==> flow/design.v <==
module jt49_dcrm2 #(parameter sw=8) (
    input                clk,
    input                cen,
    input                rst,
    input         [sw-1:0]  din,
    output signed [sw-1:0]  dout
);
localparam dw=10;  
reg  signed [sw+dw:0] integ, exact, error;
reg  signed [sw:0] pre_dout;
reg signed [sw:0] q;
always @(*) begin
    exact = integ+error;
    q = exact[sw+dw:dw];
    pre_dout  = { 1'b0, din } - q;
end
assign dout = pre_dout[sw-1:0];
always @(posedge clk)
    if( rst ) begin
        integ <= {sw+dw+1{1'b0}};
        error <= {sw+dw+1{1'b0}};
    end else if( cen ) begin
        integ <= integ + pre_dout;  
        error <= exact-{q, {dw{1'b0}}};
    end
endmodule
module iir_1st_order
#(
	parameter COEFF_WIDTH = 18,
	parameter COEFF_SCALE = 15,
	parameter DATA_WIDTH  = 16,
	parameter COUNT_BITS  = 10
)
(
	input clk,
	input reset,
	input [COUNT_BITS - 1 : 0] div,
	input signed [COEFF_WIDTH - 1 : 0] A2, B1, B2,
   input signed [DATA_WIDTH - 1 :0] in,
   output [DATA_WIDTH - 1:0] out
);
	reg signed [DATA_WIDTH-1:0] x0,x1,y0;
	reg signed [DATA_WIDTH + COEFF_WIDTH - 1 : 0] out32;
	reg [COUNT_BITS - 1:0] count;
	assign out = y0;
	always @ (*) begin
		out32 <= (B1*x0 + B2*x1) - A2*y0;  
	end
	always @ (posedge clk) begin
		if(reset) begin
			count <= 0;
			x0 <= 0;
			x1 <= 0;
			y0 <= 0;
		end
		else begin
			count <= count + 1'd1;
			if (count == div - 1) begin
					count <= 0;
					y0 <= {out32[DATA_WIDTH + COEFF_WIDTH - 1] , out32[COEFF_SCALE + DATA_WIDTH - 2 : COEFF_SCALE]};
					x1 <= x0;
					x0 <= in;
			end
		end
	end
endmodule  
module iir_2nd_order
#(
	parameter COEFF_WIDTH = 18,
	parameter COEFF_SCALE = 14,
	parameter DATA_WIDTH  = 16,
	parameter COUNT_BITS  = 10
)
(
	input clk,
	input reset,
	input [COUNT_BITS - 1 : 0] div,
	input signed [COEFF_WIDTH - 1 : 0] A2, A3, B1, B2, B3,
   input signed [DATA_WIDTH - 1 : 0] in,
   output [DATA_WIDTH - 1 : 0] out
);
	reg signed [DATA_WIDTH-1 : 0] x0,x1,x2;
	reg signed [DATA_WIDTH-1 : 0] y0,y1;
	reg signed [(DATA_WIDTH + COEFF_WIDTH - 1) : 0] out32;
	reg [COUNT_BITS : 0] count;
	assign out = y0;
	always @ (*) begin
		out32 <= (B1*x0 + B2*x1 + B3*x2) - (A2*y0 + A3*y1);  
	end
	always @ (posedge clk) begin
		if(reset) begin
			count <=  0;
			x0 <= 0;
			x1 <= 0;
			x2 <= 0;
			y0 <= 0;
			y1 <= 0; 
		end
		else begin
			count <= count + 1'd1;
			if (count == div - 1) begin
					count <= 0;
					y1 <= y0;
					y0 <= {out32[DATA_WIDTH + COEFF_WIDTH - 1] , out32[(DATA_WIDTH + COEFF_SCALE - 2) : COEFF_SCALE]};
					x2 <= x1;
					x1 <= x0;
					x0 <= in;
			end
		end
	end
endmodule  
module arkanoid_lpf(
	input clk,
	input reset,
	input signed [15:0] in,
	output signed [15:0] out);
	wire [9:0] div = 10'd256;  
	wire signed [17:0] A2;
	wire signed [17:0] B2;
	wire signed [17:0] B1;
	wire signed [15:0] audio_post_lpf1;
	assign A2 = -18'd18211;
	assign B1 = 18'd7278;
	assign B2 = 18'd7278;
	iir_1st_order lpf6db(.clk(clk),
								.reset(reset),
								.div(div),
								.A2(A2),
								.B1(B1),
								.B2(B2),
								.in(in),
								.out(audio_post_lpf1)); 
	assign out = audio_post_lpf1;
endmodule
module arkanoid_audio
(
	input                clk_48m,
	input                reset,       
	input          [9:0] sound_raw,   
	input                pause,
	input                vol_boost,
	output signed [15:0] sound
);
reg [8:0] div;
always @(posedge clk_48m) begin
	if(!reset)
		div <= 9'd0;
	else
		div <= div + 9'd1;
end
wire dcrm_cen = !div;
wire signed [15:0] sound_dcrm;
jt49_dcrm2 #(16) dcrm
(
	.clk(clk_48m),
	.cen(dcrm_cen),
	.rst(~reset),
	.din({5'd0, sound_raw}),
	.dout(sound_dcrm)
);
wire signed [15:0] sound_filtered;
arkanoid_lpf lpf
(
	.clk(clk_48m),
	.reset(~reset),
	.in(sound_dcrm),
	.out(sound_filtered)
);
assign sound = pause ? 16'd0 : vol_boost ? (sound_filtered <<< 16'd5) : (sound_filtered <<< 16'd4);
endmodule
---- Tool chain data of arkanoid_audio ----
The steps from the RTL of arkanoid_audio to its reports follow in flow order.
Line numbers count from 1 in the design file above.
Operators: Yosys type, input widths -> output width; for muxes data width and select width s.
Library cell names are shortened.
Not given: -
design
  design top .............................. arkanoid_audio
  clock port .............................. clk_48m
  cell library ............................ sky130hd
  corner .................................. tt_025C_1v80

---- Word level ----
Yosys after proc, flatten, opt, wreduce and memory -nomap, before mapping. Enables and synchronous resets that opt folds into registers are not counted as muxes. Memory bits, and registers merged into a memory's read port (data or address), are not among the register bits. Print and check cells are not counted. Equal cells are merged and count once.
operators by class
  add/subtract/negate cells ............... 8
  multiply operators ...................... 3
  equal/unequal tests ..................... 1
  muxes and demuxes ....................... 2
  bitwise operators ....................... 1
  reductions and logical operators ........ 2
operator list
  operator                count
  $mul 13x16->29 const A  2
  $mul 16x16->32 const A  1
  $sub 31x32->33          1
  $mux 16                 2
  $add 30x30->31          1
  $add 27x17->27          1
  $add 27x27->27          1
  $sub 27x27->27          1
  $sub 10x17->17          1
  $add 10x1->10 const B   1
  $eq 10x8->1 const B     1
  $add 9x1->9 const B     1
  $logic_not 9->1         1
  $reduce_or 2->1         1
  $not 1->1               1
bit counts
  bits in registers ....................... 121
  input port bits ......................... 14
  output and inout port bits .............. 16
  cells after elaboration ................. 24

---- Longest topological paths ----
Depth = most cells in a row (Yosys ltp): at word level without a register or memory, in the mapped netlist without a sequential cell, where the memories' decode and read muxes count.
logic depth
  depth in word-level cells ............... 3
  ABC_AREA ................................ 0
  gate-level depth with buffers ........... 41
  gate-level depth less buffers ........... 41

---- After synthesis ----
The flow's flattened synthesis, as Yosys stat reports it; memories are mapped. The netlist is that of the ABC_AREA named above (0 if unset); the other value can give another one.
cells by type
  type      count  total area (µm²)
  fa_1      355    7.11E+03
  ha_1      336    4.2E+03
  inv_1     575    2,158.32
  dfxtp_1   104    2.08E+03
  xnor2_1   109    954.666
  a21oi_1   158    790.758
  nand2_1   171    641.866
  xor2_1    52     455.437
  nor2_1    117    439.171
  a21o_1    56     420.403
  o21ai_0   51     255.245
  mux2i_1   20     200.192
  nand3_1   32     160.154
  a211oi_1  19     142.637
  nand4_1   20     125.12
  clkbuf_1  33     123.869
  nor3_1    23     115.11
  o21bai_1  15     112.608
Not listed: further types 68, cells in them 217.
synthesis totals
  mapped cells ............................ 2,463
  synthesis area .......................... 22,181.3 µm²
  area of sequential cells ................ 2,082.0 µm²
  flip-flops .............................. 104
  buffer cells ............................ 47
The figures by module come from a second, unflattened synthesis with its own total; it is not the netlist above.
unflattened totals
  cell total of the unflattened synthesis .. 4,175
  area (unflattened synthesis) ............ 38,824.7 µm²
Rows give one instance, submodules left out.
by module
  module               times used  cells  area (µm²)  seq. area (µm²)
  iir_1st_order        1           3,635  34,365.5    1,161.1
  jt49_dcrm2 #(sw=16)  1           464    3,861.2     740.7
  arkanoid_audio       1           74     590.6       180.2
  arkanoid_lpf         1           2      7.5         0.0

---- Timing after synthesis ----
Path of least setup slack by OpenSTA after synthesis, without wires, with an ideal clock, recovery checks aside; 20% of the period is set as input and as output delay. Where synthesis merged equal registers, the netlist keeps one of their names.
path after synthesis
  path type ............................... reg2reg
  from .................................... reg lpf.lpf6db.x0[8]
  to ...................................... reg lpf.lpf6db.y0[15]
  period .................................. 20.0 ns
  library setup time ...................... 0.086 ns
  launch time at the first pin ............ 0.000 ns
  arrival time ............................ 9.374 ns
  required time ........................... 19.914 ns
  slack ................................... 10.541 ns
  path delay .............................. 9.460 ns
  stages .................................. 38
  buffers on the path ..................... 0
  synthesis period reached ................ 9.459 ns
"path delay" is the arrival time less input delay plus setup time.
"stages": output pins that drive a net of the path, with the launching flip-flop's if there is one; two outputs of one cell count as two.
"synthesis period reached" is the clock period less the worst setup slack; recovery checks do not enter. This is arithmetic on one report: input and output delays are still those of the set period (20% each).
Between the ends stands the longest chain of elaborated cells between them, by number of cells; it is not shown to be the way that was timed. Of several equally long chains one is given.
A line is the first line of the expression or statement that the cell stems from. Yosys adds cells for indexed reads and writes and turns some case tables into memories.
on the way, after synthesis
  path through ............................ dfxtp_1 > ha_1 > inv_1 > fa_1 > fa_1 > fa_1 > fa_1 > inv_1 > ha_1 > a21o_1 > a21oi_1 > a21boi_0 > a311o_1 > a31o_2 > a21oi_1 > nand2b_1 > o32ai_1 > nor2_1 > [2 not listed] > fa_1 > fa_1 > inv_1 > fa_1 > inv_1 > fa_1 > fa_1 > inv_1 > ha_1 > a21o_1 > a21o_1 > a21o_1 > a21o_1 > a21o_1 > a21oi_1 > o31ai_1 > xnor2_1 > a211oi_1
  length of the longest elaborated chain .. 3
  elaborated cells on any way between the ends .. 3
  RTL lines with such cells ............... 1
  those cells by class .................... 2 x add/sub; 1 x mul
ends and longest elaborated chain, after synthesis
  item            RTL line  text
  from (decl)     42        reg signed [DATA_WIDTH-1:0] x0,x1,y0;
  from (assign)   52        x0 <= 0;
  from (assign)   62        x0 <= in;
  $mul 13x16->29  47        out32 <= (B1*x0 + B2*x1) - A2*y0;
  $add 30x30->31  47
  $sub 31x32->33  47
  to (assign)     54        y0 <= 0;
  to (assign)     60        y0 <= {out32[DATA_WIDTH + COEFF_WIDTH - 1] , out32[COEFF_SCALE + DATA_WIDTH - 2 : COEFF_SCALE]};
  to (decl)       42

---- Timing after layout ----
Path of least setup slack in the final report of run A (OpenROAD, finished layout, wires in). Where an end is a register, its clock arrival counts in the times.
path after layout
  path type ............................... reg2reg
  from .................................... reg lpf.lpf6db.x0[0]
  to ...................................... reg lpf.lpf6db.y0[15]
  period .................................. 17.0 ns
  library setup time ...................... 0.09 ns
  launch time at the first pin ............ 0.40 ns
  arrival time ............................ 11.41 ns
  required time ........................... 17.33 ns
  slack ................................... 5.91 ns
  stages .................................. 37
  buffers on the path ..................... 0
Between the ends stands the longest chain of elaborated cells between them, by number of cells; it is not shown to be the way that was timed. Of several equally long chains one is given.
on the way, after layout
  path through ............................ dfxtp_1 > ha_1 > ha_1 > xor2_1 > ha_1 > fa_1 > inv_1 > fa_1 > inv_1 > ha_1 > a211oi_1 > o211a_1 > o31ai_1 > a31oi_1 > nor2b_1 > o21ai_0 > o21ai_0 > a21oi_1 > fa_1 > inv_1 > fa_1 > fa_1 > fa_1 > fa_1 > fa_1 > inv_1 > ha_1 > a21o_1 > a21o_1 > a21o_1 > a21o_1 > a21o_1 > a21o_1 > a21oi_1 > o31ai_1 > xnor2_1 > a211oi_1
  length of the longest elaborated chain .. 3
  elaborated cells on any way between the ends .. 3
  RTL lines with such cells ............... 1
  those cells by class .................... 2 x add/sub; 1 x mul
ends and longest elaborated chain, after layout
  item            RTL line  text
  from (decl)     42        reg signed [DATA_WIDTH-1:0] x0,x1,y0;
  from (assign)   52        x0 <= 0;
  from (assign)   62        x0 <= in;
  $mul 13x16->29  47        out32 <= (B1*x0 + B2*x1) - A2*y0;
  $add 30x30->31  47
  $sub 31x32->33  47
  to (assign)     54        y0 <= 0;
  to (assign)     60        y0 <= {out32[DATA_WIDTH + COEFF_WIDTH - 1] , out32[COEFF_SCALE + DATA_WIDTH - 2 : COEFF_SCALE]};
  to (decl)       42

Wiki page: arkanoid_audio / flow data

Flow measurements of arkanoid_audio on sky130hd: 4 stored runs with different settings, listed in no order. Input and output delays are each 20% of the period that was set; the output load is 0.01 pF.
"clock period achieved" means the clock period less the worst setup slack. The figure is calculated, with input and output delays left at 20% of the set period.
"time of the worst setup path" is the time allowed to the run's worst setup path (the clock period less input and output delay, where it has them) less its slack. Clock arrival times count: a late capture clock shortens it, a late launch clock lengthens it.
"total power of the final layout": no workload was simulated; the value follows from the tool's default switching activity.

======== run A ========
==> flow/run.sh <==
#!/bin/bash
# the make line also repeats the synthesis and layout settings of config.mk as NAME=value (left out here)
make -C /OpenROAD-flow-scripts/flow DESIGN_CONFIG=/design/flow/config.mk WORK_HOME=/design/flow/orfs CLKGATE_MAP_FILE= finish
==> flow/config.mk <==
export PLATFORM = sky130hd
export DESIGN_NAME = arkanoid_audio
export DESIGN_NICKNAME = arkanoid_audio
export VERILOG_FILES = /design/flow/design.v
export SDC_FILE = /design/flow/constraint.sdc
export NUM_CORES = 4
export LEC_CHECK = 0
export ABC_AREA = 0
export CAP_MARGIN = 20
export CELL_PAD_IN_SITES_DETAIL_PLACEMENT = 2
export CELL_PAD_IN_SITES_GLOBAL_PLACEMENT = 2
export CORE_ASPECT_RATIO = 1.11
export CORE_MARGIN = 10
export CORE_UTILIZATION = 15
export CTS_CLUSTER_DIAMETER = 343
export CTS_CLUSTER_SIZE = 45
export GPL_TIMING_DRIVEN = 0
export HOLD_SLACK_MARGIN = 0.19
export MAX_ROUTING_LAYER = met4
export PLACE_DENSITY_LB_ADDON = 0.04
export SLEW_MARGIN = 5
export TNS_END_PERCENT = 40
==> flow/constraint.sdc <==
create_clock -name core_clock -period 17.0 [get_ports {clk_48m}]
set_input_delay 3.4000 -clock core_clock [delete_from_list [all_inputs] [get_ports {clk_48m}]]
set_output_delay 3.4000 -clock core_clock [all_outputs]
set_load 0.01 [all_outputs]

-------- measured, run A --------
  synthesized cell area ................... 22,181.3 µm²
  area inside the die boundary ............ 163,679.0 µm²
  utilization of the finished layout ...... 17.2 %
  smallest setup slack .................... 5.913 ns
  setup TNS ............................... 0.000 ns
  total power of the final layout ......... 1,349 uW
  clock period achieved ................... 11.087 ns
  time of the worst setup path ............ 11.09 ns
  kind of the worst setup path ............ reg2reg

======== run B ========
==> flow/run.sh <==
#!/bin/bash
# the make line also repeats the synthesis and layout settings of config.mk as NAME=value (left out here)
make -C /OpenROAD-flow-scripts/flow DESIGN_CONFIG=/design/flow/config.mk WORK_HOME=/design/flow/orfs CLKGATE_MAP_FILE= finish
==> flow/config.mk <==
export PLATFORM = sky130hd
export DESIGN_NAME = arkanoid_audio
export DESIGN_NICKNAME = arkanoid_audio
export VERILOG_FILES = /design/flow/design.v
export SDC_FILE = /design/flow/constraint.sdc
export NUM_CORES = 4
export LEC_CHECK = 0
export CAP_MARGIN = 20
export CORE_MARGIN = 9
export CORE_UTILIZATION = 56
export CTS_CLUSTER_DIAMETER = 142
export CTS_CLUSTER_SIZE = 91
export GPL_ROUTABILITY_DRIVEN = 0
export MIN_ROUTING_LAYER = met2
export PLACE_DENSITY_LB_ADDON = 0.27
export SLEW_MARGIN = 20
==> flow/constraint.sdc <==
create_clock -name core_clock -period 15.4 [get_ports {clk_48m}]
set_input_delay 3.0800 -clock core_clock [delete_from_list [all_inputs] [get_ports {clk_48m}]]
set_output_delay 3.0800 -clock core_clock [all_outputs]
set_load 0.01 [all_outputs]

-------- measured, run B --------
  synthesized cell area ................... 22,181.3 µm²
  area inside the die boundary ............ 47,097.7 µm²
  utilization of the finished layout ...... 59.6 %
  smallest setup slack .................... 5.078 ns
  setup TNS ............................... 0.000 ns
  total power of the final layout ......... 1,378 uW
  clock period achieved ................... 10.322 ns
  time of the worst setup path ............ 10.32 ns
  kind of the worst setup path ............ reg2reg

======== run C ========
==> flow/run.sh <==
#!/bin/bash
# the make line also repeats the synthesis and layout settings of config.mk as NAME=value (left out here)
make -C /OpenROAD-flow-scripts/flow DESIGN_CONFIG=/design/flow/config.mk WORK_HOME=/design/flow/orfs CLKGATE_MAP_FILE= finish
==> flow/config.mk <==
export PLATFORM = sky130hd
export DESIGN_NAME = arkanoid_audio
export DESIGN_NICKNAME = arkanoid_audio
export VERILOG_FILES = /design/flow/design.v
export SDC_FILE = /design/flow/constraint.sdc
export NUM_CORES = 4
export LEC_CHECK = 0
export ABC_AREA = 1
export CAP_MARGIN = 20
export CELL_PAD_IN_SITES_DETAIL_PLACEMENT = 1
export CORE_ASPECT_RATIO = 0.89
export CORE_MARGIN = 4
export CORE_UTILIZATION = 20
export CTS_CLUSTER_DIAMETER = 231
export CTS_CLUSTER_SIZE = 55
export GPL_ROUTABILITY_DRIVEN = 1
export HOLD_SLACK_MARGIN = 0.12
export MAX_ROUTING_LAYER = met4
export MIN_ROUTING_LAYER = met1
export PLACE_DENSITY = 0.94
export SLEW_MARGIN = 40
export TNS_END_PERCENT = 50
==> flow/constraint.sdc <==
create_clock -name core_clock -period 8.89 [get_ports {clk_48m}]
set_input_delay 1.7780 -clock core_clock [delete_from_list [all_inputs] [get_ports {clk_48m}]]
set_output_delay 1.7780 -clock core_clock [all_outputs]
set_load 0.01 [all_outputs]

-------- measured, run C --------
  synthesized cell area ................... 23,037.1 µm²
  area inside the die boundary ............ 120,688.0 µm²
  utilization of the finished layout ...... 24.7 %
  smallest setup slack .................... -0.479 ns
  setup TNS ............................... -3.887 ns
  total power of the final layout ......... 3,210 uW
  clock period achieved ................... 9.369 ns
  time of the worst setup path ............ 9.37 ns
  kind of the worst setup path ............ reg2reg

======== run D ========
==> flow/run.sh <==
#!/bin/bash
# the make line also repeats the synthesis and layout settings of config.mk as NAME=value (left out here)
make -C /OpenROAD-flow-scripts/flow DESIGN_CONFIG=/design/flow/config.mk WORK_HOME=/design/flow/orfs CLKGATE_MAP_FILE= finish
==> flow/config.mk <==
export PLATFORM = sky130hd
export DESIGN_NAME = arkanoid_audio
export DESIGN_NICKNAME = arkanoid_audio
export VERILOG_FILES = /design/flow/design.v
export SDC_FILE = /design/flow/constraint.sdc
export NUM_CORES = 4
export LEC_CHECK = 0
export CAP_MARGIN = 20
export CORE_MARGIN = 2
export CORE_UTILIZATION = 40
export SETUP_SLACK_MARGIN = 0.03
export SLEW_MARGIN = 20
==> flow/constraint.sdc <==
create_clock -name core_clock -period 10.3 [get_ports {clk_48m}]
set_input_delay 2.0600 -clock core_clock [delete_from_list [all_inputs] [get_ports {clk_48m}]]
set_output_delay 2.0600 -clock core_clock [all_outputs]
set_load 0.01 [all_outputs]

-------- measured, run D --------
  synthesized cell area ................... 22,181.3 µm²
  area inside the die boundary ............ 57,353.1 µm²
  utilization of the finished layout ...... 42.9 %
  smallest setup slack .................... 0.489 ns
  setup TNS ............................... 0.000 ns
  total power of the final layout ......... 2,017 uW
  clock period achieved ................... 9.811 ns
  time of the worst setup path ............ 9.81 ns
  kind of the worst setup path ............ reg2reg
